==> flow/design.v <==
module RCServo(clk, rst, RxD_data, RCServo_pulse);
input clk;
input rst;
input [9:0] RxD_data;
output RCServo_pulse;
reg [9:0] RxD_data_reg;
always @(posedge clk) if(rst) RxD_data_reg <= 10'd0; else RxD_data_reg <= RxD_data;
parameter ClkDiv = 195;   
reg [7:0] ClkCount;
reg ClkTick;
always @(posedge clk) if(rst) ClkTick <= 1'b0; else ClkTick <= (ClkCount==ClkDiv-2);  
always @(posedge clk) if(rst) ClkCount <= 8'b0; else if(ClkTick) ClkCount <= 8'b0; else ClkCount <= ClkCount + 1'b1; 
reg [11:0] PulseCount;
always @(posedge clk) if(rst) PulseCount <= 12'b0; else if(ClkTick) PulseCount <= PulseCount + 1'b1;  
reg [9:0] RCServo_position;
always @(posedge clk) if(rst) RCServo_position <= 10'd0; else if(PulseCount==0) RCServo_position <= RxD_data_reg; 
reg RCServo_pulse;
always @(posedge clk) if(rst) RCServo_pulse <= 1'b0; else RCServo_pulse <= (PulseCount < {2'b00,RCServo_position}); 
endmodule
module multiplexerServo(select, normalSort, servoTest, muxOut);
input [0:0] select;		 
input [9:0] normalSort, servoTest;	 
output [9:0] muxOut;	 
reg [9:0] muxOut;	 
parameter normal = 1'b0, test = 1'b1;  
always@(select or normalSort or servoTest)
	begin
		case(select)
			normal:
				begin
				muxOut <= normalSort;	 
				end
			test:
				begin
				muxOut <= servoTest;	 
				end
		endcase
	end
endmodule
module multiplexerFour(select, muxOut, startOut, controllerInput, maintenanceInput, controllerStart, maintenanceStart);
input [0:0] select;	 
input controllerStart, maintenanceStart;	 
input [2:0] controllerInput, maintenanceInput;	 
output startOut;	 
output [2:0] muxOut;	 
reg startOut;
reg [2:0] muxOut;
parameter controller = 1'b0, maintenance = 1'b1; 
always@(select or controllerInput or maintenanceStart or controllerStart or maintenanceInput)
	begin
		case(select)
			controller:
				begin
				startOut <= controllerStart;	 
				muxOut <= controllerInput;	 
				end
			maintenance:
				begin
				startOut <= maintenanceStart;	 
				muxOut <= maintenanceInput;	 
				end
		endcase
	end
endmodule
module multiplexerOutput(select, normalOutput, maintenanceOutput, muxOut);
input [0:0] select;		 
input [2:0] normalOutput, maintenanceOutput;	 
output [2:0] muxOut;	 
reg [2:0] muxOut;	 
parameter normal = 1'b0, maintenance = 1'b1;  
always@(select or normalOutput or maintenanceOutput)
	begin
		case(select)
			normal:
				begin
				muxOut <= normalOutput;	 
				end
			maintenance:
				begin
				muxOut <= maintenanceOutput;	 
				end
		endcase
	end
endmodule
module multiplexerSeven(select, mbedInput, controllerOutput, maintenanceOutput);
input [0:0] select;	 
input [6:0] mbedInput;	 
output [6:0] controllerOutput, maintenanceOutput;	 
reg [6:0] controllerOutput, maintenanceOutput;	 
parameter controller = 1'b0, maintenance = 1'b1;  
always@(select or mbedInput)
	begin
		case(select)
			controller:
				begin
				controllerOutput <= mbedInput;	 
				maintenanceOutput <= 7'b0111111;	 
				end
			maintenance:
				begin
				maintenanceOutput <= mbedInput;	 
				controllerOutput <= 7'b1101110;	 
				end
		endcase
	end
endmodule
module multiplexerThree(select, controllerInput, maintenanceInput, controllerStart, maintenanceStart, startOut, muxOut);
input [0:0] select;
input [0:0] controllerStart, maintenanceStart;
input [1:0] controllerInput, maintenanceInput;
output [0:0] startOut;
output [1:0] muxOut;
reg [0:0] startOut;
reg [1:0] muxOut;
parameter controller = 1'b0, maintenance = 1'b1; 
always@(select or controllerStart or controllerInput or maintenanceStart or maintenanceInput)
	begin
		case(select)
			controller:
				begin
				startOut <= controllerStart;
				muxOut <= controllerInput;
				end
			maintenance:
				begin
				startOut <= maintenanceStart;
				muxOut <= maintenanceInput;
				end
		endcase
	end
endmodule
module controller(clk, rst, mbedInput, mbedOutput, sortStart, sortColour, dispenseStart, dispense, sortCompleteIn, dispenseCompleteIn);
input rst;
input clk;					 
input [6:0] mbedInput;		 
input sortCompleteIn, dispenseCompleteIn;
output [2:0] mbedOutput;	 
output [2:0] sortColour;	 
output [0:0] sortStart, dispenseStart;	 
output [1:0] dispense;		 
reg [6:0] mbedInput_reg;	 
reg [6:0] mbedInputCheck;
reg [0:0] sortStart;
reg [2:0] sortColour;
reg [0:0] dispenseStart;
reg [1:0] dispense;			
reg [2:0] mbedOutput;
reg sortCompleteOut, dispenseCompleteOut;
reg recieved;
reg [15:0] count;
always@(posedge clk)
	if(rst)
		begin
		mbedInput_reg <= 0;
		mbedInputCheck <= 0;
		sortStart <= 0;
		sortColour <= 0;
		dispenseStart <= 0;
		dispense <= 0;
		mbedOutput <= 0;
		sortCompleteOut <= 0;
		dispenseCompleteOut <= 0;
		recieved <= 0;
		count <= 0;
		end
	else
	begin
	if(sortCompleteIn == 1'b1)	 
		begin
		sortCompleteOut <= 1'b1;	 
		end
	if(dispenseCompleteIn == 1'b1)  
		begin
		dispenseCompleteOut <= 1'b1;  
		end
	if(mbedInputCheck != mbedInput)
		begin
		mbedInputCheck <= mbedInput;	 
		mbedInput_reg <= mbedInput;	 
		recieved <= 1'b1;	 
		sortCompleteOut <= 1'b0;	 
		dispenseCompleteOut <= 1'b0;	 
		end
	else
		begin
		if(count >= 50000)	 
			begin
			count <= 16'b0;
			recieved <= 1'b0;
			end
		else
			begin
			count <= count + 1'b1;
			end
		end
	sortStart <= mbedInput_reg[0:0];		 
	sortColour <= mbedInput_reg[3:1];	 
	dispenseStart <= mbedInput_reg[4:4];	 
	dispense <= mbedInput_reg[6:5];		 
	mbedOutput[0:0] <= recieved;		 
	mbedOutput[1:1] <= sortCompleteOut;	 
	mbedOutput[2:2] <= dispenseCompleteOut;	 
	end
endmodule
module dispense(clk, rst, start, dispense, dispenseServoRed, dispenseServoGreenBlue, complete, redLED, greenLED, blueLED);
input rst;
input clk, start;  
input [1:0] dispense;	 
output [9:0] dispenseServoRed, dispenseServoGreenBlue;	 
output complete;
output [0:0] redLED, greenLED, blueLED;
reg [3:0] state;  
reg [9:0] dispenseServoRed, dispenseServoGreenBlue;  
reg [14:0] pause;  
reg [1:0] dispense_reg, dispenseCheck;  
reg complete;
reg [0:0] redLED, greenLED, blueLED;
parameter control = 4'd0, red = 4'd1, redSecond = 4'd2, redThird = 4'd3, green = 4'd4, greenSecond = 4'd5, greenThird = 4'd6, blue = 4'd7, blueSecond = 4'd8, blueThird = 4'd9;
always@(posedge clk)
	if(rst)
		begin
		dispenseServoRed <= 10'd440;
		dispenseServoGreenBlue <= 10'd375;
		state <= 0;
		pause <= 0;
		dispense_reg <= 0;
		dispenseCheck <= 0;
		complete <= 0;
		redLED <= 0;
		greenLED <= 0;
		blueLED <= 0;
		end
	else
	begin
		if(dispense != dispenseCheck)	 
			begin
			dispenseCheck <= dispense;	 
			dispense_reg <= dispense;	 
			complete <= 1'b0;
			end
		if(start == 1'b1)	 
			begin
				case(state)
						control:		 
							begin
							if(dispense_reg == 2'b00)	 
								begin
								dispense_reg <= 2'b11;	 
								state <= red;			 
								end
							else if(dispense_reg == 2'b01)	 
								begin
								dispense_reg <= 2'b11;	 
								state <= green;			 
								end
							else if(dispense_reg == 2'b10)	 
								begin
								dispense_reg <= 2'b11;	 
								state <= blue;			 
								end
							else
								begin
								state <= control;		 
								end
							end
						red:			 
							begin
							redLED <= 1'b1;
							dispenseServoRed <= 10'd200;	 
							state <= redSecond;			 
							end
						redSecond:		 
							begin
							if(pause >= 30000)		 
								begin
								pause <= 15'b0;				 
								dispenseServoRed <= 10'd440;	 
								state <= redThird;
								end
							else
								begin
								pause <= pause + 1'b1;		 
								state <= redSecond;		 
								end
							end
						redThird:
							begin
							if(pause >= 20000)		 
								begin
								pause <= 15'b0;
								complete <= 1'b1;	 
								redLED <= 1'b0;
								state <= control;	 
								end
							else
								begin
								pause <= pause + 1'b1;
								state <= redThird;
								end
							end
						green:			 
							begin
							greenLED <= 1'b1;
							dispenseServoGreenBlue <= 10'd355;
							if(pause >= 15000)		 
								begin
								pause <= 15'b0;
								state <= greenSecond;				 
								end
							else
								begin
								pause <= pause + 1'b1;
								state <= green;
								end						
							end
						greenSecond:	 
							begin
							dispenseServoGreenBlue <= 10'd590;	 
							if(pause >= 20000)		 
								begin
								pause <= 15'b0;				 
								state <= greenThird;
								end
							else
								begin
								pause <= pause + 1'b1;		 
								state <= greenSecond;	 
								end
							end
						greenThird:
							begin
							dispenseServoGreenBlue <= 10'd375;	 
							if(pause >= 20000)		 
								begin
								pause <= 15'b0;
								complete <= 1'b1;	 
								greenLED <= 1'b0;
								state <= control;	 
								end
							else
								begin
								pause <= pause + 1'b1;
								state <= greenThird;
								end
							end
						blue:			 
							begin
							blueLED <= 1'b1;
							dispenseServoGreenBlue <= 10'd395;
							if(pause >= 15000)		 
								begin
								pause <= 15'b0;
								state <= blueSecond;			 
								end
							else
								begin
								pause <= pause + 1'b1;
								state <= blue;
								end
							end
						blueSecond:		 
							begin
							dispenseServoGreenBlue <= 10'd10;	 
							if(pause >= 20000)			 
								begin
								pause <= 15'b0;					 
								state <= blueThird;
								end
							else
								begin
								pause <= pause + 1'b1;		 
								state <= blueSecond;	 
								end
							end
						blueThird:
							begin
								dispenseServoGreenBlue <= 10'd375;	 
								if(pause >= 20000)		 
								begin
								pause <= 15'b0;
								complete <= 1'b1;	 
								blueLED <= 1'b0;
								state <= control;	 
								end
							else
								begin
								pause <= pause + 1'b1;
								state <= blueThird;
								end
							end
				endcase
			end
	end	
endmodule
module sort(clk, rst, start, colour, sortServoRedBlue, sortServoGreenOther, sortServoBinRecycle, liftUp, liftDown, complete, redLED, greenLED, blueLED);
input rst;
input clk, start;
input [2:0] colour;
output [9:0] sortServoRedBlue, sortServoGreenOther, sortServoBinRecycle;
output [0:0] liftUp, liftDown;
output complete;
output [0:0] redLED, greenLED, blueLED;
reg [9:0] sortServoRedBlue, sortServoGreenOther, sortServoBinRecycle;
reg [0:0] liftUp, liftDown;
reg [3:0] state;
reg [16:0] pause;
reg [2:0] colour_reg, colourCheck;
reg complete;
reg [0:0] redLED, greenLED, blueLED;
parameter colourSense = 4'd0, red = 4'd1, redSecond = 4'd2, green = 4'd3, greenSecond = 4'd4,
		  blue = 4'd5, blueSecond = 4'd6, bin = 4'd7, binSecond = 4'd8, binThird = 4'd9,
		  recycle = 4'd10, recycleSecond = 4'd11, recycleThird = 4'd12, lift = 4'd13, liftTwo = 4'd14, liftThree = 4'd15;
always@(posedge clk)
	if(rst)
		begin
		sortServoRedBlue <= 10'd355;
		sortServoGreenOther <= 10'd340;
		sortServoBinRecycle <= 10'd580;
		liftUp <= 1'b1;
		liftDown <= 1'b0;
		state <= 0;
		pause <= 0;
		colour_reg <= 0;
		colourCheck <= 0;
		complete <= 0;
		redLED <= 0;
		greenLED <= 0;
		blueLED <= 0;
		end
	else
	begin
		if(colour != colourCheck)
				begin
					colourCheck <= colour;
					colour_reg <= colour;
					complete <= 1'b0;
				end
		if(start == 1'b1)
			begin
				case(state)
					colourSense:					 
						begin
							if(colour_reg == 3'b000)	 
								begin
								colour_reg <= 3'b111;	 
								state <= red;
								end
							else if(colour_reg == 3'b001)  
								begin
								colour_reg <= 3'b111;	 
								state <= green;
								end
							else if(colour_reg == 3'b010)	 
								begin
								colour_reg <= 3'b111;	 
								state <= blue;
								end
							else if(colour_reg == 3'b011)	 
								begin
								colour_reg <= 3'b111;	 
								state <= bin;
								end
							else if(colour_reg == 3'b100)	 
								begin
								colour_reg <= 3'b111;	 
								state <= recycle;
								end
							else if(colour_reg == 3'b101)	 
								begin
								colour_reg <= 3'b111;	 
								state <= lift;
								end
							else
								begin
								state <= colourSense;
								end
						end
					red:							 
						begin
						redLED <= 1'b1;
						sortServoRedBlue <= 10'd570;   
							if(pause >= 20000)		 
								begin
								pause <= 17'b0;                  
								sortServoRedBlue <= 10'd355;     
								state <= redSecond;  
								end
							else
								begin
								pause <= pause + 1'b1;	 
								state <= red;	 
								end                    
						end
					redSecond:
						begin
						if(pause >= 5000)		 
							begin
							pause <= 17'b0;
							complete <= 1'b1;	 
							redLED <= 1'b0;
							state <= colourSense;  
							end
						else
							begin
							pause <= pause + 1'b1;
							state <= redSecond;
							end
						end
					green:							 
						begin
						greenLED <= 1'b1;
						sortServoGreenOther <= 10'd70; 	 
							if(pause >= 20000)		 
								begin
								pause <= 17'b0;
								sortServoGreenOther <= 10'd340;	 
								state <= greenSecond;			 
								end
							else						 
								begin
								pause <= pause + 1'b1;	 
								state <= green;			 
								end				 
						end
					greenSecond:
						begin
						if(pause >= 5000)		 
							begin
							pause <= 17'b0;
							complete <= 1'b1;	 
							greenLED <= 1'b0;
							state <= colourSense;  
							end
						else
							begin
							pause <= pause + 1'b1;	 
							state <= greenSecond;	 
							end	
						end
					blue:							 
						begin
						blueLED <= 1'b1;
						sortServoRedBlue <= 10'd185;   
							if(pause >= 20000)	 
								begin
								pause <= 17'b0;                  
								sortServoRedBlue <= 10'd355;     
								state <= blueSecond;
								end
							else
								begin
								pause <= pause + 1'b1;	 
								state <= blue;	 
								end					
						end
					blueSecond:
						begin
						if(pause >= 5000)	 
							begin
							pause <= 17'b0;
							complete <= 1'b1;	 
							blueLED <= 1'b0;
							state <= colourSense;		 
							end
						else
							begin
							pause <= pause + 1'b1;
							state <= blueSecond;
							end
						end
					bin:							 
						begin
						sortServoGreenOther <= 10'd560;	 
						sortServoBinRecycle <= 10'd350;	 
							if(pause >= 20000)	 
								begin
								pause <= 17'b0;																
								sortServoGreenOther <= 10'd340;	 
								state <= binSecond;	 
								end
							else
								begin
								pause <= pause + 1'b1;	 
								state <= bin;	 
								end			
						end
					binSecond:
						begin
						if(pause >= 20000)	 
								begin
								pause <= 17'b0;
								sortServoBinRecycle <= 10'd580;	 
								state <= binThird;
								end
							else
								begin
								pause <= pause + 1'b1;	 
								state <= binSecond;	 
								end
						end
					binThird:
						begin
						if(pause >= 5000)	 
							begin
							pause <= 17'b0;
							complete <= 1'b1;	 
							state <= colourSense;			 
							end
						else
							begin
							pause <= pause + 1'b1;
							state <= binThird;
							end
						end
					recycle:						 
						begin
						sortServoGreenOther <= 10'd560;	 
						sortServoBinRecycle <= 10'd580;	 
							if(pause >= 20000)	 
								begin
								pause <= 17'b0;								
								sortServoGreenOther <= 10'd340;	 
								state <= recycleSecond;		 
								end
							else
								begin
								pause <= pause + 1'b1;	 
								state <= recycle;	 
								end										
						end
					recycleSecond:
						begin
						if(pause >= 20000)	 
							begin
							pause <= 17'b0;
							sortServoBinRecycle <= 10'd350;	 
							state <= recycleThird;
							end
						else
							begin
							pause <= pause + 1'b1;	 
							state <= recycleSecond;	 
							end	
						end
					recycleThird:
						begin
						if(pause >= 5000)		 
							begin
							pause <= 17'b0;
							complete <= 1'b1;	 
							state <= colourSense;	 
							end
						else
							begin
							pause <= pause + 1'b1;
							state <= recycleThird;
							end
						end
					lift:				 
						begin
						liftUp <= 1'b0; 
						liftDown <= 1'b0; 
						if(pause >= 100000)	 
							begin
							pause <= 17'b0;
							state <= liftTwo;	 
							end
						else
							begin
							pause <= pause + 1'b1;
							state <= lift;
							end
						end
					liftTwo:
						begin
						liftUp <= 1'b1; 
						liftDown <= 1'b0; 
						if(pause >= 10000)		 
							begin
							pause <= 17'b0;
							state <= liftThree;
							end
						else
							begin
							pause <= pause + 1'b1;
							state <= liftTwo;
							end
						end
					liftThree:
						begin
						liftUp <= 1'b1;  
						liftDown <= 1'b1; 
						if(pause >= 100000)		 
							begin
							pause <= 17'b0;
							liftUp <= 1'b1; 
							liftDown <= 1'b0; 
							complete <= 1'b1;	 
							state <= colourSense;
							end
						else
							begin
							pause <= pause + 1'b1;
							state <= liftThree;
							end
						end
				endcase
		end
	end
endmodule
module maintenance(clk, rst, inputSignal, results, sortStart, dispenseStart, sortColour, dispense, sortComplete, dispenseComplete,
			selectRedBlue, selectGreenOther, selectBinRecycle, selectRed, selectGreenBlue, positionRedBlue, positionGreenOther, positionBinRecycle, positionRed, positionGreenBlue, state);
input rst;
input clk;
input [6:0] inputSignal;
input sortComplete, dispenseComplete;
output [2:0] results;
output [2:0] sortColour;	 
output sortStart, dispenseStart;	 
output [1:0] dispense;		 
output [9:0] positionRedBlue, positionGreenOther, positionBinRecycle, positionRed, positionGreenBlue;
output selectRedBlue, selectGreenOther, selectBinRecycle, selectRed, selectGreenBlue;
output [4:0] state;
reg [4:0] state;
reg [0:0] start;
reg [5:0] controlSignal;
reg [5:0] controlSignal_reg;
reg [5:0] controlSignalCheck;
reg [2:0] sortColour;
reg sortStart, dispenseStart;
reg [1:0] dispense;
reg [2:0] results;
reg [0:0] complete;
reg [0:0] received;
reg [14:0] pause;
reg [15:0] count;
reg [9:0] positionRedBlue, positionGreenOther, positionBinRecycle, positionRed, positionGreenBlue;
reg selectRedBlue, selectGreenOther, selectBinRecycle, selectRed, selectGreenBlue;
parameter control = 5'd0, binHopper = 5'd1, dispenseRed = 5'd2, dispenseGreen = 5'd3, dispenseBlue = 5'd4,
		  testRedBlueLeft = 5'd5, testRedBlueCentre = 5'd6, testRedBlueRight = 5'd7, testGreenOtherUp = 5'd8,
		  testGreenOtherCentre = 5'd9, testGreenOtherDown = 5'd10, testBinRecycleLeft = 5'd11,
		  testBinRecycleRight = 5'd12, testRedPush = 5'd13, testRedHome = 5'd14, testGreenBlueLeft = 5'd15,
		  testGreenBlueCentre = 5'd16, testGreenBlueRight = 5'd17, maintenanceEND = 5'd18;
always@(posedge clk)
	if(rst) results <= 3'b0; else
	begin
	results[0:0] <= received;
	results[1:1] <= complete;
	results[2:2] <= 1'b0;
	end
always@(posedge clk)
	if(rst)
		begin
		dispense <= 2'b11;
		sortColour <= 3'b111;
		state <= 0;
		pause <= 0;
		count <= 0;
		start <= 0;
		controlSignal <= 0;
		controlSignal_reg <= 0;
		controlSignalCheck <= 0;
		sortStart <= 0;
		dispenseStart <= 0;
		complete <= 0;
		received <= 0;
		positionRedBlue <= 0;
		positionGreenOther <= 0;
		positionBinRecycle <= 0;
		positionRed <= 0;
		positionGreenBlue <= 0;
		selectRedBlue <= 0;
		selectGreenOther <= 0;
		selectBinRecycle <= 0;
		selectRed <= 0;
		selectGreenBlue <= 0;
		end
	else
	begin
		controlSignal <= inputSignal[5:0];	 
		start <= inputSignal[6:6];			 
		if(controlSignal != controlSignalCheck)	 
			begin
			controlSignalCheck <= controlSignal;	 
			controlSignal_reg <= controlSignal;		 
			received <= 1'b1;	 
			complete <= 1'b0;	 
			end
		else if(count == 50000)	 
			begin
			count <= 16'b0;
			received <= 1'b0;
			end
		else
			begin
			count <= count + 1'b1;
			end
		if(start)	 
			begin
				case(state)
					control:
						begin
							if(controlSignal_reg == 6'b000001)	 
								begin
								controlSignal_reg <= 6'b111111;	 
								state <= binHopper;
								end
							else if(controlSignal_reg == 6'b000010)	 
								begin
								controlSignal_reg <= 6'b111111;	 
								state <= dispenseRed;
								end
							else if(controlSignal_reg == 6'b000011)	 
								begin
								controlSignal_reg <= 6'b111111;	 
								state <= dispenseGreen;
								end
							else if(controlSignal_reg == 6'b000100)	 
								begin
								controlSignal_reg <= 6'b111111;	 
								state <= dispenseBlue;
								end
							else if(controlSignal_reg == 6'b000101)	 
								begin
								controlSignal_reg <= 6'b111111;	 
								state <= testRedBlueLeft;
								end
							else if(controlSignal_reg == 6'b000110)	 
								begin
								controlSignal_reg <= 6'b111111;	 
								state <= testRedBlueCentre;
								end
							else if(controlSignal_reg == 6'b000111)	 
								begin
								controlSignal_reg <= 6'b111111;	 
								state <= testRedBlueRight;
								end
							else if(controlSignal_reg == 6'b001000)	 
								begin
								controlSignal_reg <= 6'b111111;	 
								state <= testGreenOtherUp;
								end
							else if(controlSignal_reg == 6'b001001)	 
								begin
								controlSignal_reg <= 6'b111111;	 
								state <= testGreenOtherCentre;
								end
							else if(controlSignal_reg == 6'b001010)	 
								begin
								controlSignal_reg <= 6'b111111;	 
								state <= testGreenOtherDown;
								end
							else if(controlSignal_reg == 6'b001011)	 
								begin
								controlSignal_reg <= 6'b111111;	 
								state <= testBinRecycleLeft;
								end
							else if(controlSignal_reg == 6'b001100)	 
								begin
								controlSignal_reg <= 6'b111111;	 
								state <= testBinRecycleRight;
								end
							else if(controlSignal_reg == 6'b001101)	 
								begin
								controlSignal_reg <= 6'b111111;	 
								state <= testRedPush;	
								end
							else if(controlSignal_reg == 6'b001110)	 
								begin
								controlSignal_reg <= 6'b111111;	 
								state <= testRedHome;
								end
							else if(controlSignal_reg == 6'b001111)	 
								begin
								controlSignal_reg <= 6'b111111;	 
								state <= testGreenBlueLeft;
								end
							else if(controlSignal_reg == 6'b010000)	 
								begin
								controlSignal_reg <= 6'b111111;	 
								state <= testGreenBlueCentre;
								end
							else if(controlSignal_reg == 6'b010001)	 
								begin
								controlSignal_reg <= 6'b111111;	 
								state <= testGreenBlueRight;
								end
							else if(controlSignal_reg == 6'b010010)	 
								begin
								controlSignal_reg <= 6'b111111;	 
								state <= maintenanceEND;
								end
							else		 
								begin
								state <= control;
								end
						end
					binHopper:			 
						begin
						sortStart <= 1'b1;	 
						sortColour <= 3'b011;	 
						if(sortComplete)	 
							begin
							sortColour <= 3'b111;	 
							sortStart <= 1'b0;		 
							complete <= 1'b1;		 
							state <= control;		
							end
						else				 
							begin
							state <= binHopper;
							end
						end
					dispenseRed:		 
						begin
						dispenseStart <= 1'b1;	 
						dispense <= 2'b00;		 
						if(dispenseComplete)	 
							begin
							dispense <= 2'b11;	 
							dispenseStart <= 1'b0;	 
							complete <= 1'b1;	 
							state <= control;	 
							end
						else
							begin
							state <= dispenseRed;	 
							end
						end
					dispenseGreen:		 
						begin
						dispenseStart <= 1'b1;	 
						dispense <= 2'b01;		 
						if(dispenseComplete)	 
							begin
							dispense <= 2'b11;	 
							dispenseStart <= 1'b0;	 
							complete <= 1'b1;	 
							state <= control;	 
							end
						else
							begin
							state <= dispenseGreen;	 
							end
						end
					dispenseBlue:		 
						begin
						dispenseStart <= 1'b1;	 
						dispense <= 2'b10;		 
						if(dispenseComplete)	 
							begin
							dispense <= 2'b11;	 
							dispenseStart <= 1'b0;	 
							complete <= 1'b1;	 
							state <= control;	 
							end
						else
							begin
							state <= dispenseBlue;  
							end
						end
					testRedBlueLeft:
						begin
						selectRedBlue <= 1'b1;
						positionRedBlue <= 10'd570;	 
						if(pause == 25000)	 
							begin
							pause <= 15'b0;	 
							complete <= 1'b1;
							state <= control;	 
							end
						else
							begin
							pause <= pause + 1'b1;
							state <= testRedBlueLeft;
							end
						end
					testRedBlueCentre:
						begin
						selectRedBlue <= 1'b1;
						positionRedBlue <= 10'd355;	 
						if(pause == 25000)	 
							begin
							pause <= 15'b0;	 
							complete <= 1'b1;
							state <= control;	 
							end
						else
							begin
							pause <= pause + 1'b1;	 
							state <= testRedBlueCentre;	 
							end
						end
					testRedBlueRight:
						begin
						selectRedBlue <= 1'b1;
						positionRedBlue <= 10'd185;	 
						if(pause == 25000)	 
							begin
							pause <= 15'b0;	 
							complete <= 1'b1;
							state <= control;	 
							end
						else
							begin
							pause <= pause + 1'b1;	 
							state <= testRedBlueRight;	 
							end
						end
					testGreenOtherUp:
						begin
						selectGreenOther <= 1'b1;
						positionGreenOther <= 10'd560;	 
						if(pause == 25000)	 
							begin
							pause <= 15'b0;	 
							complete <= 1'b1;
							state <= control;	 
							end
						else
							begin
							pause <= pause + 1'b1;	 
							state <= testGreenOtherUp;	 
							end
						end
					testGreenOtherCentre:
						begin
						selectGreenOther <= 1'b1;
						positionGreenOther <= 10'd340;	 
						if(pause == 25000)	 
							begin
							pause <= 15'b0;	 
							complete <= 1'b1;
							state <= control;	 
							end
						else
							begin
							pause <= pause + 1'b1;	 
							state <= testGreenOtherCentre;	 
							end
						end
					testGreenOtherDown:
						begin
						selectGreenOther <= 1'b1;
						positionGreenOther <= 10'd70;	 
						if(pause == 25000)	 
							begin
							pause <= 15'b0;	 
							complete <= 1'b1;
							state <= control;	 
							end
						else
							begin
							pause <= pause + 1'b1;	 
							state <= testGreenOtherDown;	 
							end
						end
					testBinRecycleLeft:
						begin
						selectBinRecycle <= 1'b1;
						positionBinRecycle <= 10'd350;	 
						if(pause == 25000)	 
							begin
							pause <= 15'b0;	 
							complete <= 1'b1;
							state <= control;	 
							end
						else
							begin
							pause <= pause + 1'b1;	 
							state <= testBinRecycleLeft;	 
							end
						end
					testBinRecycleRight:
						begin
						selectBinRecycle <= 1'b1;
						positionBinRecycle <= 10'd580;	 
						if(pause == 25000)	 
							begin
							pause <= 15'b0;	 
							complete <= 1'b1;
							state <= control;	 
							end
						else
							begin
							pause <= pause + 1'b1;	 
							state <= testBinRecycleRight;	 
							end
						end
					testRedPush:
						begin
						selectRed <= 1'b1;
						positionRed <= 10'd200;	 
						if(pause == 25000)	 
							begin
							pause <= 15'b0;	 
							complete <= 1'b1;
							state <= control;	 
							end
						else
							begin
							pause <= pause + 1'b1;	 
							state <= testRedPush;	 
							end
						end
					testRedHome:
						begin
						selectRed <= 1'b1;
						positionRed <= 10'd440;	 
						if(pause == 25000)	 
							begin
							pause <= 15'b0;	 
							complete <= 1'b1;
							state <= control;	 
							end
						else
							begin
							pause <= pause + 1'b1;	 
							state <= testRedHome;	 
							end
						end
					testGreenBlueLeft:
						begin
						selectGreenBlue <= 1'b1;
						positionGreenBlue <= 10'd550;	 
						if(pause == 25000)	 
							begin
							pause <= 15'b0;	 
							complete <= 1'b1;
							state <= control;	 
							end
						else
							begin
							pause <= pause + 1'b1;	 
							state <= testGreenBlueLeft;	 
							end
						end
					testGreenBlueCentre:
						begin
						selectGreenBlue <= 1'b1;
						positionGreenBlue <= 10'd355;	 
						if(pause == 25000)	 
							begin
							pause <= 15'b0;	 
							complete <= 1'b1;
							state <= control;	 
							end
						else
							begin
							pause <= pause + 1'b1;	 
							state <= testGreenBlueCentre;	 
							end
						end
					testGreenBlueRight:
						begin
						selectGreenBlue <= 1'b1;
						positionGreenBlue <= 10'd10;	 
						if(pause == 25000)	 
							begin
							pause <= 15'b0;	 
							complete <= 1'b1;
							state <= control;	 
							end
						else
							begin
							pause <= pause + 1'b1;	 
							state <= testGreenBlueRight;	 
							end
						end
					maintenanceEND:
						begin
						selectRedBlue <= 1'b1;
						selectGreenOther <= 1'b1;
						selectBinRecycle <= 1'b1;
						selectRed <= 1'b1;
						selectGreenBlue <= 1'b1;
						positionRedBlue <= 10'd355;
						positionGreenOther <= 10'd355;
						positionBinRecycle <= 10'd580;
						positionRed <= 10'd440;
						positionGreenBlue <= 10'd355;
						if(pause == 25000)	 
							begin
							pause <= 15'b0;
							selectRedBlue <= 1'b0;
							selectGreenOther <= 1'b0;
							selectBinRecycle <= 1'b0;
							selectRed <= 1'b0;
							selectGreenBlue <= 1'b0;
							complete <= 1'b1;
							state <= control;
							end
						else
							begin
							pause <= pause + 1'b1;
							state <= maintenanceEND;
							end
						end
				endcase
			end
	end
endmodule
module System(
	clk,
	rst,
	mbed,
	select,
	GreenBlueServoOut,
	RedServoOut,
	BinRecycleServoOut,
	RedBlueServoOut,
	GreenOtherServoOut,
	dispenseBlueLED,
	dispenseComplete,
	dispenseGreenLED,
	dispenseRedLED,
	mainState,
	mbedOutput,
	results,
	sortBlueLED,
	sortComplete,
	sortGreenLED,
	sortRedLED
);
input	clk;
input	rst;
input	[6:0] mbed;
input	[0:0] select;
output	GreenBlueServoOut;
output	RedServoOut;
output	BinRecycleServoOut;
output	RedBlueServoOut;
output	GreenOtherServoOut;
output	[0:0] dispenseBlueLED;
output	[0:0] dispenseComplete;
output	[0:0] dispenseGreenLED;
output	[0:0] dispenseRedLED;
output	[4:0] mainState;
output	[2:0] mbedOutput;
output	[2:0] results;
output	[0:0] sortBlueLED;
output	[0:0] sortComplete;
output	[0:0] sortGreenLED;
output	[0:0] sortRedLED;
wire	[1:0] conDispenseColour;
wire	[0:0] conDispenseStart;
wire	[2:0] conSortColour;
wire	[0:0] conSortStart;
wire	[2:0] controllerOutput;
wire	[0:0] dispenseComplete_ALTERA_SYNTHESIZED;
wire	[9:0] mainBinRecycle;
wire	[1:0] mainDispenseColour;
wire	[0:0] maindispenseStart;
wire	[9:0] mainGreenBlue;
wire	[9:0] mainGreenOther;
wire	[9:0] mainRed;
wire	[9:0] mainRedBlue;
wire	[2:0] mainSortColour;
wire	[0:0] mainSortStart;
wire	[2:0] maintenanceOutput;
wire	[9:0] normalBinRecycle;
wire	[9:0] normalGreenBlue;
wire	[9:0] normalGreenOther;
wire	[9:0] normalRed;
wire	[9:0] normalRedBlue;
wire	[0:0] selectBinRecycle;
wire	[0:0] selectGreenBlue;
wire	[0:0] selectGreenOther;
wire	[0:0] selectRed;
wire	[0:0] selectRedBlue;
wire	[0:0] sortComplete_ALTERA_SYNTHESIZED;
wire	[0:0] startSort;
wire	[9:0] SYNTHESIZED_WIRE_0;
wire	[9:0] SYNTHESIZED_WIRE_1;
wire	[9:0] SYNTHESIZED_WIRE_2;
wire	[2:0] SYNTHESIZED_WIRE_3;
wire	[6:0] SYNTHESIZED_WIRE_4;
wire	[6:0] SYNTHESIZED_WIRE_5;
wire	[0:0] SYNTHESIZED_WIRE_6;
wire	[1:0] SYNTHESIZED_WIRE_7;
wire	[9:0] SYNTHESIZED_WIRE_8;
wire	[9:0] SYNTHESIZED_WIRE_9;
RCServo	b2v_BinRecycleServo(.clk(clk),.rst(rst),
.RxD_data(SYNTHESIZED_WIRE_0),.RCServo_pulse(BinRecycleServoOut));
defparam	b2v_BinRecycleServo.ClkDiv = 4;
multiplexerServo	b2v_BinRecycleServoMux(.normalSort(normalBinRecycle),
.select(selectBinRecycle),.servoTest(mainBinRecycle),.muxOut(SYNTHESIZED_WIRE_0));
defparam	b2v_BinRecycleServoMux.normal = 'b0;
defparam	b2v_BinRecycleServoMux.test = 'b1;
RCServo	b2v_GreenBlueServo(.clk(clk),.rst(rst),
.RxD_data(SYNTHESIZED_WIRE_1),.RCServo_pulse(GreenBlueServoOut));
defparam	b2v_GreenBlueServo.ClkDiv = 4;
multiplexerServo	b2v_GreenBlueServoMux(.normalSort(normalGreenBlue),
.select(selectGreenBlue),.servoTest(mainGreenBlue),.muxOut(SYNTHESIZED_WIRE_1));
defparam	b2v_GreenBlueServoMux.normal = 'b0;
defparam	b2v_GreenBlueServoMux.test = 'b1;
RCServo	b2v_GreenOtherServo(.clk(clk),.rst(rst),
.RxD_data(SYNTHESIZED_WIRE_2),.RCServo_pulse(GreenOtherServoOut));
defparam	b2v_GreenOtherServo.ClkDiv = 4;
multiplexerServo	b2v_GreenOtherServoMux(.normalSort(normalGreenOther),
.select(selectGreenOther),.servoTest(mainGreenOther),.muxOut(SYNTHESIZED_WIRE_2));
defparam	b2v_GreenOtherServoMux.normal = 'b0;
defparam	b2v_GreenOtherServoMux.test = 'b1;
sort	b2v_inst(.clk(clk),.rst(rst),
.start(startSort),.colour(SYNTHESIZED_WIRE_3),.complete(sortComplete_ALTERA_SYNTHESIZED),.blueLED(sortBlueLED),.greenLED(sortGreenLED),.redLED(sortRedLED),.sortServoBinRecycle(normalBinRecycle),.sortServoGreenOther(normalGreenOther),.sortServoRedBlue(normalRedBlue));
defparam	b2v_inst.bin = 'b0111;
defparam	b2v_inst.binSecond = 'b1000;
defparam	b2v_inst.binThird = 'b1001;
defparam	b2v_inst.blue = 'b0101;
defparam	b2v_inst.blueSecond = 'b0110;
defparam	b2v_inst.colourSense = 'b0000;
defparam	b2v_inst.green = 'b0011;
defparam	b2v_inst.greenSecond = 'b0100;
defparam	b2v_inst.recycle = 'b1010;
defparam	b2v_inst.recycleSecond = 'b1011;
defparam	b2v_inst.recycleThird = 'b1100;
defparam	b2v_inst.red = 'b0001;
defparam	b2v_inst.redSecond = 'b0010;
multiplexerFour	b2v_inst11(.controllerStart(conSortStart),
.maintenanceStart(mainSortStart),.controllerInput(conSortColour),.maintenanceInput(mainSortColour),.select(select),.startOut(startSort),.muxOut(SYNTHESIZED_WIRE_3));
defparam	b2v_inst11.controller = 'b0;
defparam	b2v_inst11.maintenance = 'b1;
multiplexerOutput	b2v_inst12(.maintenanceOutput(maintenanceOutput),
.normalOutput(controllerOutput),.select(select),.muxOut(mbedOutput));
defparam	b2v_inst12.maintenance = 'b1;
defparam	b2v_inst12.normal = 'b0;
multiplexerThree	b2v_inst17(.controllerInput(conDispenseColour),
.controllerStart(conDispenseStart),.maintenanceInput(mainDispenseColour),.maintenanceStart(maindispenseStart),.select(select),.muxOut(SYNTHESIZED_WIRE_7),.startOut(SYNTHESIZED_WIRE_6));
defparam	b2v_inst17.controller = 'b0;
defparam	b2v_inst17.maintenance = 'b1;
maintenance	b2v_inst2(.clk(clk),.rst(rst),
.sortComplete(sortComplete_ALTERA_SYNTHESIZED),.dispenseComplete(dispenseComplete_ALTERA_SYNTHESIZED),.inputSignal(SYNTHESIZED_WIRE_4),.sortStart(mainSortStart),.dispenseStart(maindispenseStart),.selectRedBlue(selectRedBlue),.selectGreenOther(selectGreenOther),.selectBinRecycle(selectBinRecycle),.selectRed(selectRed),.selectGreenBlue(selectGreenBlue),.dispense(mainDispenseColour),.positionBinRecycle(mainBinRecycle),.positionGreenBlue(mainGreenBlue),.positionGreenOther(mainGreenOther),.positionRed(mainRed),.positionRedBlue(mainRedBlue),.results(maintenanceOutput),.sortColour(mainSortColour),.state(mainState));
defparam	b2v_inst2.binHopper = 'b00001;
defparam	b2v_inst2.control = 'b00000;
defparam	b2v_inst2.dispenseBlue = 'b00100;
defparam	b2v_inst2.dispenseGreen = 'b00011;
defparam	b2v_inst2.dispenseRed = 'b00010;
defparam	b2v_inst2.maintenanceEND = 'b10010;
defparam	b2v_inst2.testBinRecycleLeft = 'b01011;
defparam	b2v_inst2.testBinRecycleRight = 'b01100;
defparam	b2v_inst2.testGreenBlueCentre = 'b10000;
defparam	b2v_inst2.testGreenBlueLeft = 'b01111;
defparam	b2v_inst2.testGreenBlueRight = 'b10001;
defparam	b2v_inst2.testGreenOtherCentre = 'b01001;
defparam	b2v_inst2.testGreenOtherDown = 'b01010;
defparam	b2v_inst2.testGreenOtherUp = 'b01000;
defparam	b2v_inst2.testRedBlueCentre = 'b00110;
defparam	b2v_inst2.testRedBlueLeft = 'b00101;
defparam	b2v_inst2.testRedBlueRight = 'b00111;
defparam	b2v_inst2.testRedHome = 'b01110;
defparam	b2v_inst2.testRedPush = 'b01101;
controller	b2v_inst3(.clk(clk),.rst(rst),
.sortCompleteIn(sortComplete_ALTERA_SYNTHESIZED),.dispenseCompleteIn(dispenseComplete_ALTERA_SYNTHESIZED),.mbedInput(SYNTHESIZED_WIRE_5),.dispense(conDispenseColour),.dispenseStart(conDispenseStart),.mbedOutput(controllerOutput),.sortColour(conSortColour),.sortStart(conSortStart));
multiplexerSeven	b2v_inst4(.mbedInput(mbed),
.select(select),.controllerOutput(SYNTHESIZED_WIRE_5),.maintenanceOutput(SYNTHESIZED_WIRE_4));
defparam	b2v_inst4.controller = 'b0;
defparam	b2v_inst4.maintenance = 'b1;
dispense	b2v_inst6(.clk(clk),.rst(rst),
.start(SYNTHESIZED_WIRE_6),.dispense(SYNTHESIZED_WIRE_7),.complete(dispenseComplete_ALTERA_SYNTHESIZED),.blueLED(dispenseBlueLED),.dispenseServoGreenBlue(normalGreenBlue),.dispenseServoRed(normalRed),.greenLED(dispenseGreenLED),.redLED(dispenseRedLED));
defparam	b2v_inst6.blue = 'b0111;
defparam	b2v_inst6.blueSecond = 'b1000;
defparam	b2v_inst6.blueThird = 'b1001;
defparam	b2v_inst6.control = 'b0000;
defparam	b2v_inst6.green = 'b0100;
defparam	b2v_inst6.greenSecond = 'b0101;
defparam	b2v_inst6.greenThird = 'b0110;
defparam	b2v_inst6.red = 'b0001;
defparam	b2v_inst6.redSecond = 'b0010;
defparam	b2v_inst6.redThird = 'b0011;
RCServo	b2v_RedBlueServo(.clk(clk),.rst(rst),
.RxD_data(SYNTHESIZED_WIRE_8),.RCServo_pulse(RedBlueServoOut));
defparam	b2v_RedBlueServo.ClkDiv = 4;
multiplexerServo	b2v_RedBlueServoMux(.normalSort(normalRedBlue),
.select(selectRedBlue),.servoTest(mainRedBlue),.muxOut(SYNTHESIZED_WIRE_8));
defparam	b2v_RedBlueServoMux.normal = 'b0;
defparam	b2v_RedBlueServoMux.test = 'b1;
RCServo	b2v_RedServo(.clk(clk),.rst(rst),
.RxD_data(SYNTHESIZED_WIRE_9),.RCServo_pulse(RedServoOut));
defparam	b2v_RedServo.ClkDiv = 4;
multiplexerServo	b2v_RedServoMux(.normalSort(normalRed),
.select(selectRed),.servoTest(mainRed),.muxOut(SYNTHESIZED_WIRE_9));
defparam	b2v_RedServoMux.normal = 'b0;
defparam	b2v_RedServoMux.test = 'b1;
assign	dispenseComplete = dispenseComplete_ALTERA_SYNTHESIZED;
assign	results = maintenanceOutput;
assign	sortComplete = sortComplete_ALTERA_SYNTHESIZED;
endmodule
Tool chain data of System
What the tools print for System, step after step.
Lines are those of the file above, counted from 1.
Library cell names are shortened.
{"block": "setup", "design": "System", "clk_port": "clk", "lib": "sky130hd", "pvt_corner": "tt_025C_1v80"}

After elaboration
Source: Yosys, flattened and elaborated, memories not mapped. Widths are those after wreduce. Registers that Yosys merges into a memory's read port (data or address) are not register bits. Print and check cells do not count.
{"block": "bits", "regBits": 475, "inputBits": 10, "out_inout_bits": 24, "word_cells": 491}
{"block": "classes", "addsub": 15, "n_cmp": 13, "n_eq": 87, "mux": 190, "n_logic": 6, "reduce_and_logical": 92}
{"block": "ops", "cell": "10-bit parallel mux with 2-bit select", "count": 10}
{"block": "ops", "cell": "6-bit 2-to-1 mux", "count": 21}
{"block": "ops", "cell": "5-bit 2-to-1 mux", "count": 21}
{"block": "ops", "cell": "5-bit parallel mux with 19-bit select", "count": 1}
{"block": "ops", "cell": "4-bit 2-to-1 mux", "count": 22}
{"block": "ops", "cell": "10-bit parallel mux with 4-bit select", "count": 2}
{"block": "ops", "cell": "15-bit 2-to-1 mux", "count": 5}
{"block": "ops", "cell": "17-bit parallel mux with 4-bit select", "count": 1}
{"block": "ops", "cell": "17-bit 2-to-1 mux", "count": 4}
{"block": "ops", "cell": "4-bit parallel mux with 16-bit select", "count": 1}
{"block": "ops", "cell": "12-bit by 1-bit adder with 12-bit output with constant B", "count": 5}
{"block": "ops", "cell": "12-bit by 10-bit less-than comparator with 1-bit output", "count": 5}
{"block": "ops", "cell": "12-bit logical NOT", "count": 5}
{"block": "ops", "cell": "10-bit parallel mux with 3-bit select", "count": 2}
{"block": "ops", "cell": "3-bit 2-to-1 mux", "count": 20}
{"block": "ops", "cell": "10-bit parallel mux with 5-bit select", "count": 1}
{"block": "ops", "cell": "10-bit 2-to-1 mux", "count": 5}
{"block": "ops", "cell": "6-bit by 4-bit == test with 1-bit output with constant B", "count": 8}
{"block": "ops", "cell": "15-bit parallel mux with 3-bit select", "count": 1}
{"block": "ops", "cell": "2-bit AND reduction", "count": 20}
{"block": "ops", "cell": "4-bit == test with constant B", "count": 10}
{"block": "ops", "cell": "5-bit by 4-bit == test with 1-bit output with constant B", "count": 8}
{"block": "ops", "cell": "8-bit by 1-bit adder with 8-bit output with constant B", "count": 5}
{"block": "ops", "cell": "8-bit by 2-bit == test with 1-bit output with constant B", "count": 5}
{"block": "ops", "cell": "4-bit parallel mux with 10-bit select", "count": 1}
{"block": "ops", "cell": "2-bit nonzero test", "count": 17}
{"block": "ops", "cell": "16-bit by 1-bit adder with 16-bit output with constant B", "count": 2}
{"block": "ops", "cell": "2-bit OR reduction", "count": 16}
Not listed: further kinds 61, cells in them 179.

Depth
Yosys ltp: most cells in a row. Word level: on the elaborated netlist, between registers, memories and ports. Mapped: between sequential cells and ports; inverters and the memories' decode and read muxes count.
{"block": "logic_depth", "depth_word": 22, "ABC_AREA": 0, "depth_mapped": 9, "depth_no_buf": 8}

After synthesis
Yosys stat after the flow's synthesis: flattened, memories mapped to cells. It holds for the ABC_AREA given above (unset counts as 0); a run with the other value may have another netlist.
{"block": "mapped", "stdcells": 2009, "area_um2": 17554.3, "seqArea_um2": 8007.7, "ffs": 400, "buf_cells": 81}
{"block": "by_type", "cell": "dfxtp_1", "count": 400, "type_area_um2": 8007.68}
{"block": "by_type", "cell": "nor2_1", "count": 334, "type_area_um2": 1.25E+03}
{"block": "by_type", "cell": "xor2_1", "count": 99, "type_area_um2": 867.082}
{"block": "by_type", "cell": "ha_1", "count": 69, "type_area_um2": 863.328}
{"block": "by_type", "cell": "mux2i_1", "count": 68, "type_area_um2": 680.653}
{"block": "by_type", "cell": "a21oi_1", "count": 132, "type_area_um2": 660.634}
{"block": "by_type", "cell": "nand2_1", "count": 144, "type_area_um2": 540.518}
{"block": "by_type", "cell": "nand3_1", "count": 87, "type_area_um2": 435.418}
{"block": "by_type", "cell": "xnor2_1", "count": 48, "type_area_um2": 420.403}
{"block": "by_type", "cell": "inv_1", "count": 96, "type_area_um2": 360.346}
{"block": "by_type", "cell": "and3_1", "count": 53, "type_area_um2": 331.568}
{"block": "by_type", "cell": "o21ai_0", "count": 62, "type_area_um2": 310.298}
{"block": "by_type", "cell": "clkbuf_1", "count": 63, "type_area_um2": 236.477}
{"block": "by_type", "cell": "nor3_1", "count": 40, "type_area_um2": 200.192}
{"block": "by_type", "cell": "nand4_1", "count": 29, "type_area_um2": 181.424}
{"block": "by_type", "cell": "nor4_1", "count": 26, "type_area_um2": 162.656}
{"block": "by_type", "cell": "nor2b_1", "count": 24, "type_area_um2": 150.144}
{"block": "by_type", "cell": "o21a_1", "count": 13, "type_area_um2": 97.594}
Not listed: further types 56, cells in them 222.
By module: a second synthesis without flattening, with its own total; a netlist apart from the flattened one above.
{"block": "hier_totals", "hier_cells": 2391, "area_unflattened_um2": 21780.9}
Rows give one instance, submodules left out.
{"block": "by_module", "mod": "RCServo (ClkDiv=4)", "n_inst": 5, "cells": 204, "mod_area_um2": 1940.6, "seq_area_um2": 840.8}
{"block": "by_module", "mod": "maintenance", "n_inst": 1, "cells": 555, "mod_area_um2": 4745.8, "seq_area_um2": 1901.8}
{"block": "by_module", "mod": "sort", "n_inst": 1, "cells": 322, "mod_area_um2": 2757.6, "seq_area_um2": 1161.1}
{"block": "by_module", "mod": "dispense", "n_inst": 1, "cells": 245, "mod_area_um2": 2024.4, "seq_area_um2": 860.8}
{"block": "by_module", "mod": "controller", "n_inst": 1, "cells": 169, "mod_area_um2": 1526.5, "seq_area_um2": 720.7}
{"block": "by_module", "mod": "multiplexerServo", "n_inst": 5, "cells": 11, "mod_area_um2": 161.4, "seq_area_um2": 0.0}
{"block": "by_module", "mod": "multiplexerSeven", "n_inst": 1, "cells": 15, "mod_area_um2": 103.8, "seq_area_um2": 0.0}
{"block": "by_module", "mod": "multiplexerFour", "n_inst": 1, "cells": 4, "mod_area_um2": 45.0, "seq_area_um2": 0.0}
{"block": "by_module", "mod": "multiplexerThree", "n_inst": 1, "cells": 3, "mod_area_um2": 33.8, "seq_area_um2": 0.0}
{"block": "by_module", "mod": "multiplexerOutput", "n_inst": 1, "cells": 3, "mod_area_um2": 33.8, "seq_area_um2": 0.0}
{"block": "by_module", "mod": "System", "n_inst": 1, "cells": 0, "mod_area_um2": 0.0, "seq_area_um2": 0.0}

Timing after synthesis
Path of least setup slack by OpenSTA after synthesis, without wires, with an ideal clock, recovery checks aside; 20% of the period is set as input and as output delay. Where synthesis merged equal registers, the netlist keeps one of their names.
{"block": "synth_timing", "kind": "input to output", "startpoint": "in select[0]", "endpoint": "out mbedOutput[0]", "clock_period_ps": 10000, "in_delay_ps": 2000, "out_delay_ps": 2000, "launch_ps": 2000, "arrival_ps": 2917, "t_required_ps": 8000, "setup_slack_ps": 5083, "path_delay_ps": 917, "path_stages": 4, "n_path_buf": 3, "period_less_setup_slack_ps": 4917}
"path_delay_ps" is the arrival time less input delay plus setup time.
A path that ends at an output port has no setup time.
"path_stages": output pins that drive a net of the path, with the launching flip-flop's if there is one; two outputs of one cell count as two.
"period_less_setup_slack_ps" = period - worst setup slack (recovery checks aside). The figure is calculated, with input and output delays left at 20% of the set period.
The rows between start and end are the longest chain of elaborated cells between them; the timing report does not say that the signal goes this way. Where chains are equally long, one stands for them.
A line is the first line of the expression or statement that the cell stems from. Yosys adds cells for indexed reads and writes and turns some case tables into memories.
{"block": "synth_via", "cell_sequence": "buf_6 > buf_4 > clkbuf_1 > mux2_2", "elab_chain_cells": 2, "cone_cells": 2, "cone_classes": "1 x mux; 1 x logic"}
{"block": "synth_rtl", "element": "start: declaration", "line_no": 1228, "rtl": "input [0:0] select;"}
{"block": "synth_rtl", "element": "1-bit inverter", "line_no": 73, "rtl": "case(select)"}
{"block": "synth_rtl", "element": "3-bit parallel mux with 2-bit select", "line_no": 73}
{"block": "synth_rtl", "element": "end: declaration", "line_no": 1239, "rtl": "output [2:0] mbedOutput;"}

Timing after layout
From the final timing report of entry B: the path of least setup slack in the routed layout; clock arrival at registers is part of the times.
The path's times are printed in steps of 10 ps; the period is the one set.
{"block": "layout_timing", "kind": "input to output", "startpoint": "in select[0]", "endpoint": "out mbedOutput[0]", "clock_period_ps": 5680, "in_delay_ps": 1140, "out_delay_ps": 1140, "launch_ps": 1140, "arrival_ps": 2810, "t_required_ps": 4540, "setup_slack_ps": 1730, "path_stages": 4, "n_path_buf": 3}
The rows between start and end are the longest chain of elaborated cells between them; the timing report does not say that the signal goes this way. Where chains are equally long, one stands for them.
{"block": "layout_via", "cell_sequence": "clkdlybuf4s50_1 > buf_4 > mux2_2 > clkdlybuf4s50_1", "elab_chain_cells": 2, "cone_cells": 2, "cone_classes": "1 x mux; 1 x logic"}
{"block": "layout_rtl", "element": "start: declaration", "line_no": 1228, "rtl": "input [0:0] select;"}
{"block": "layout_rtl", "element": "1-bit inverter", "line_no": 73, "rtl": "case(select)"}
{"block": "layout_rtl", "element": "3-bit parallel mux with 2-bit select", "line_no": 73}
{"block": "layout_rtl", "element": "end: declaration", "line_no": 1239, "rtl": "output [2:0] mbedOutput;"}

Appendix: measured runs

Top module System; platform sky130hd; tools Yosys and OpenROAD; 3 stored runs in no particular order. Input and output delays are each 20% of the period that was set; the output load is 0.01 pF.
"period_reached_ps": clock period set for the run, less the worst setup slack. It is reckoned from that one timing run; input and output delays stay at 20% of the period that was set.
"worst_path_time_ps": the worst setup path's part of the clock period (all of it between registers, 20% less for each end at a port) less its slack. A launch clock that arrives late makes it longer, a capture clock that arrives late makes it shorter.
"power_w" is the tool's figure for a default switching activity; nothing was simulated.
"worst_path_time_ps" is known to 10 ps.

Entry A
==> flow/run.sh <==
#!/bin/bash
# the make line also repeats the synthesis and layout settings of config.mk as NAME=value (left out here)
make -C /OpenROAD-flow-scripts/flow DESIGN_CONFIG=/design/flow/config.mk WORK_HOME=/design/flow/orfs CLKGATE_MAP_FILE= finish
==> flow/config.mk <==
export PLATFORM = sky130hd
export DESIGN_NAME = System
export DESIGN_NICKNAME = System
export VERILOG_FILES = /design/flow/design.v
export SDC_FILE = /design/flow/constraint.sdc
export NUM_CORES = 4
export LEC_CHECK = 0
export CAP_MARGIN = 20
export CELL_PAD_IN_SITES_DETAIL_PLACEMENT = 2
export CELL_PAD_IN_SITES_GLOBAL_PLACEMENT = 2
export CORE_MARGIN = 7
export CORE_UTILIZATION = 57
export CTS_CLUSTER_DIAMETER = 261
export MIN_ROUTING_LAYER = met1
export PLACE_DENSITY_LB_ADDON = 0.2
export SLEW_MARGIN = 20
==> flow/constraint.sdc <==
create_clock -name core_clock -period 4.81 [get_ports {clk}]
set_input_delay 0.9620 -clock core_clock [delete_from_list [all_inputs] [get_ports {clk}]]
set_output_delay 0.9620 -clock core_clock [all_outputs]
set_load 0.01 [all_outputs]

==> results of entry A, as JSON <==
{
  "outcome": "unfinished; error FLW-0024 in placement"
}

Entry B
==> flow/run.sh <==
#!/bin/bash
# the make line also repeats the synthesis and layout settings of config.mk as NAME=value (left out here)
make -C /OpenROAD-flow-scripts/flow DESIGN_CONFIG=/design/flow/config.mk WORK_HOME=/design/flow/orfs CLKGATE_MAP_FILE= finish
==> flow/config.mk <==
export PLATFORM = sky130hd
export DESIGN_NAME = System
export DESIGN_NICKNAME = System
export VERILOG_FILES = /design/flow/design.v
export SDC_FILE = /design/flow/constraint.sdc
export NUM_CORES = 4
export LEC_CHECK = 0
export CAP_MARGIN = 20
export CORE_MARGIN = 2
export CORE_UTILIZATION = 40
export SETUP_SLACK_MARGIN = 1.5
export SLEW_MARGIN = 20
==> flow/constraint.sdc <==
create_clock -name core_clock -period 5.68 [get_ports {clk}]
set_input_delay 1.1360 -clock core_clock [delete_from_list [all_inputs] [get_ports {clk}]]
set_output_delay 1.1360 -clock core_clock [all_outputs]
set_load 0.01 [all_outputs]

==> results of entry B, as JSON <==
{
  "layout_stdcell_area_um2": 19865.3,
  "ws_hold_ps": 446,
  "period_reached_ps": 3946,
  "tns_ps": 0,
  "power_w": 0.006204,
  "worstSetupSlack_ps": 1734,
  "worst_path_time_ps": 1670,
  "worst_setup_path_type": "input to output",
  "dieArea_um2": 45578.0,
  "layout_utilization_pct": 46.0,
  "post_synth_area_um2": 17554.3
}

Entry C
==> flow/run.sh <==
#!/bin/bash
# the make line also repeats the synthesis and layout settings of config.mk as NAME=value (left out here)
make -C /OpenROAD-flow-scripts/flow DESIGN_CONFIG=/design/flow/config.mk WORK_HOME=/design/flow/orfs CLKGATE_MAP_FILE= finish
==> flow/config.mk <==
export PLATFORM = sky130hd
export DESIGN_NAME = System
export DESIGN_NICKNAME = System
export VERILOG_FILES = /design/flow/design.v
export SDC_FILE = /design/flow/constraint.sdc
export NUM_CORES = 4
export LEC_CHECK = 0
export CAP_MARGIN = 20
export CORE_MARGIN = 2
export CORE_UTILIZATION = 44
export CTS_CLUSTER_DIAMETER = 41
export CTS_CLUSTER_SIZE = 53
export GPL_TIMING_DRIVEN = 0
export SETUP_SLACK_MARGIN = 0.84
export SLEW_MARGIN = 20
==> flow/constraint.sdc <==
create_clock -name core_clock -period 5.91 [get_ports {clk}]
set_input_delay 1.1820 -clock core_clock [delete_from_list [all_inputs] [get_ports {clk}]]
set_output_delay 1.1820 -clock core_clock [all_outputs]
set_load 0.01 [all_outputs]

==> results of entry C, as JSON <==
{
  "layout_stdcell_area_um2": 20624.8,
  "ws_hold_ps": 451,
  "period_reached_ps": 4052,
  "tns_ps": 0,
  "power_w": 0.006739,
  "worstSetupSlack_ps": 1858,
  "worst_path_time_ps": 1690,
  "worst_setup_path_type": "input to output",
  "dieArea_um2": 41510.0,
  "layout_utilization_pct": 52.1,
  "post_synth_area_um2": 17554.3
}
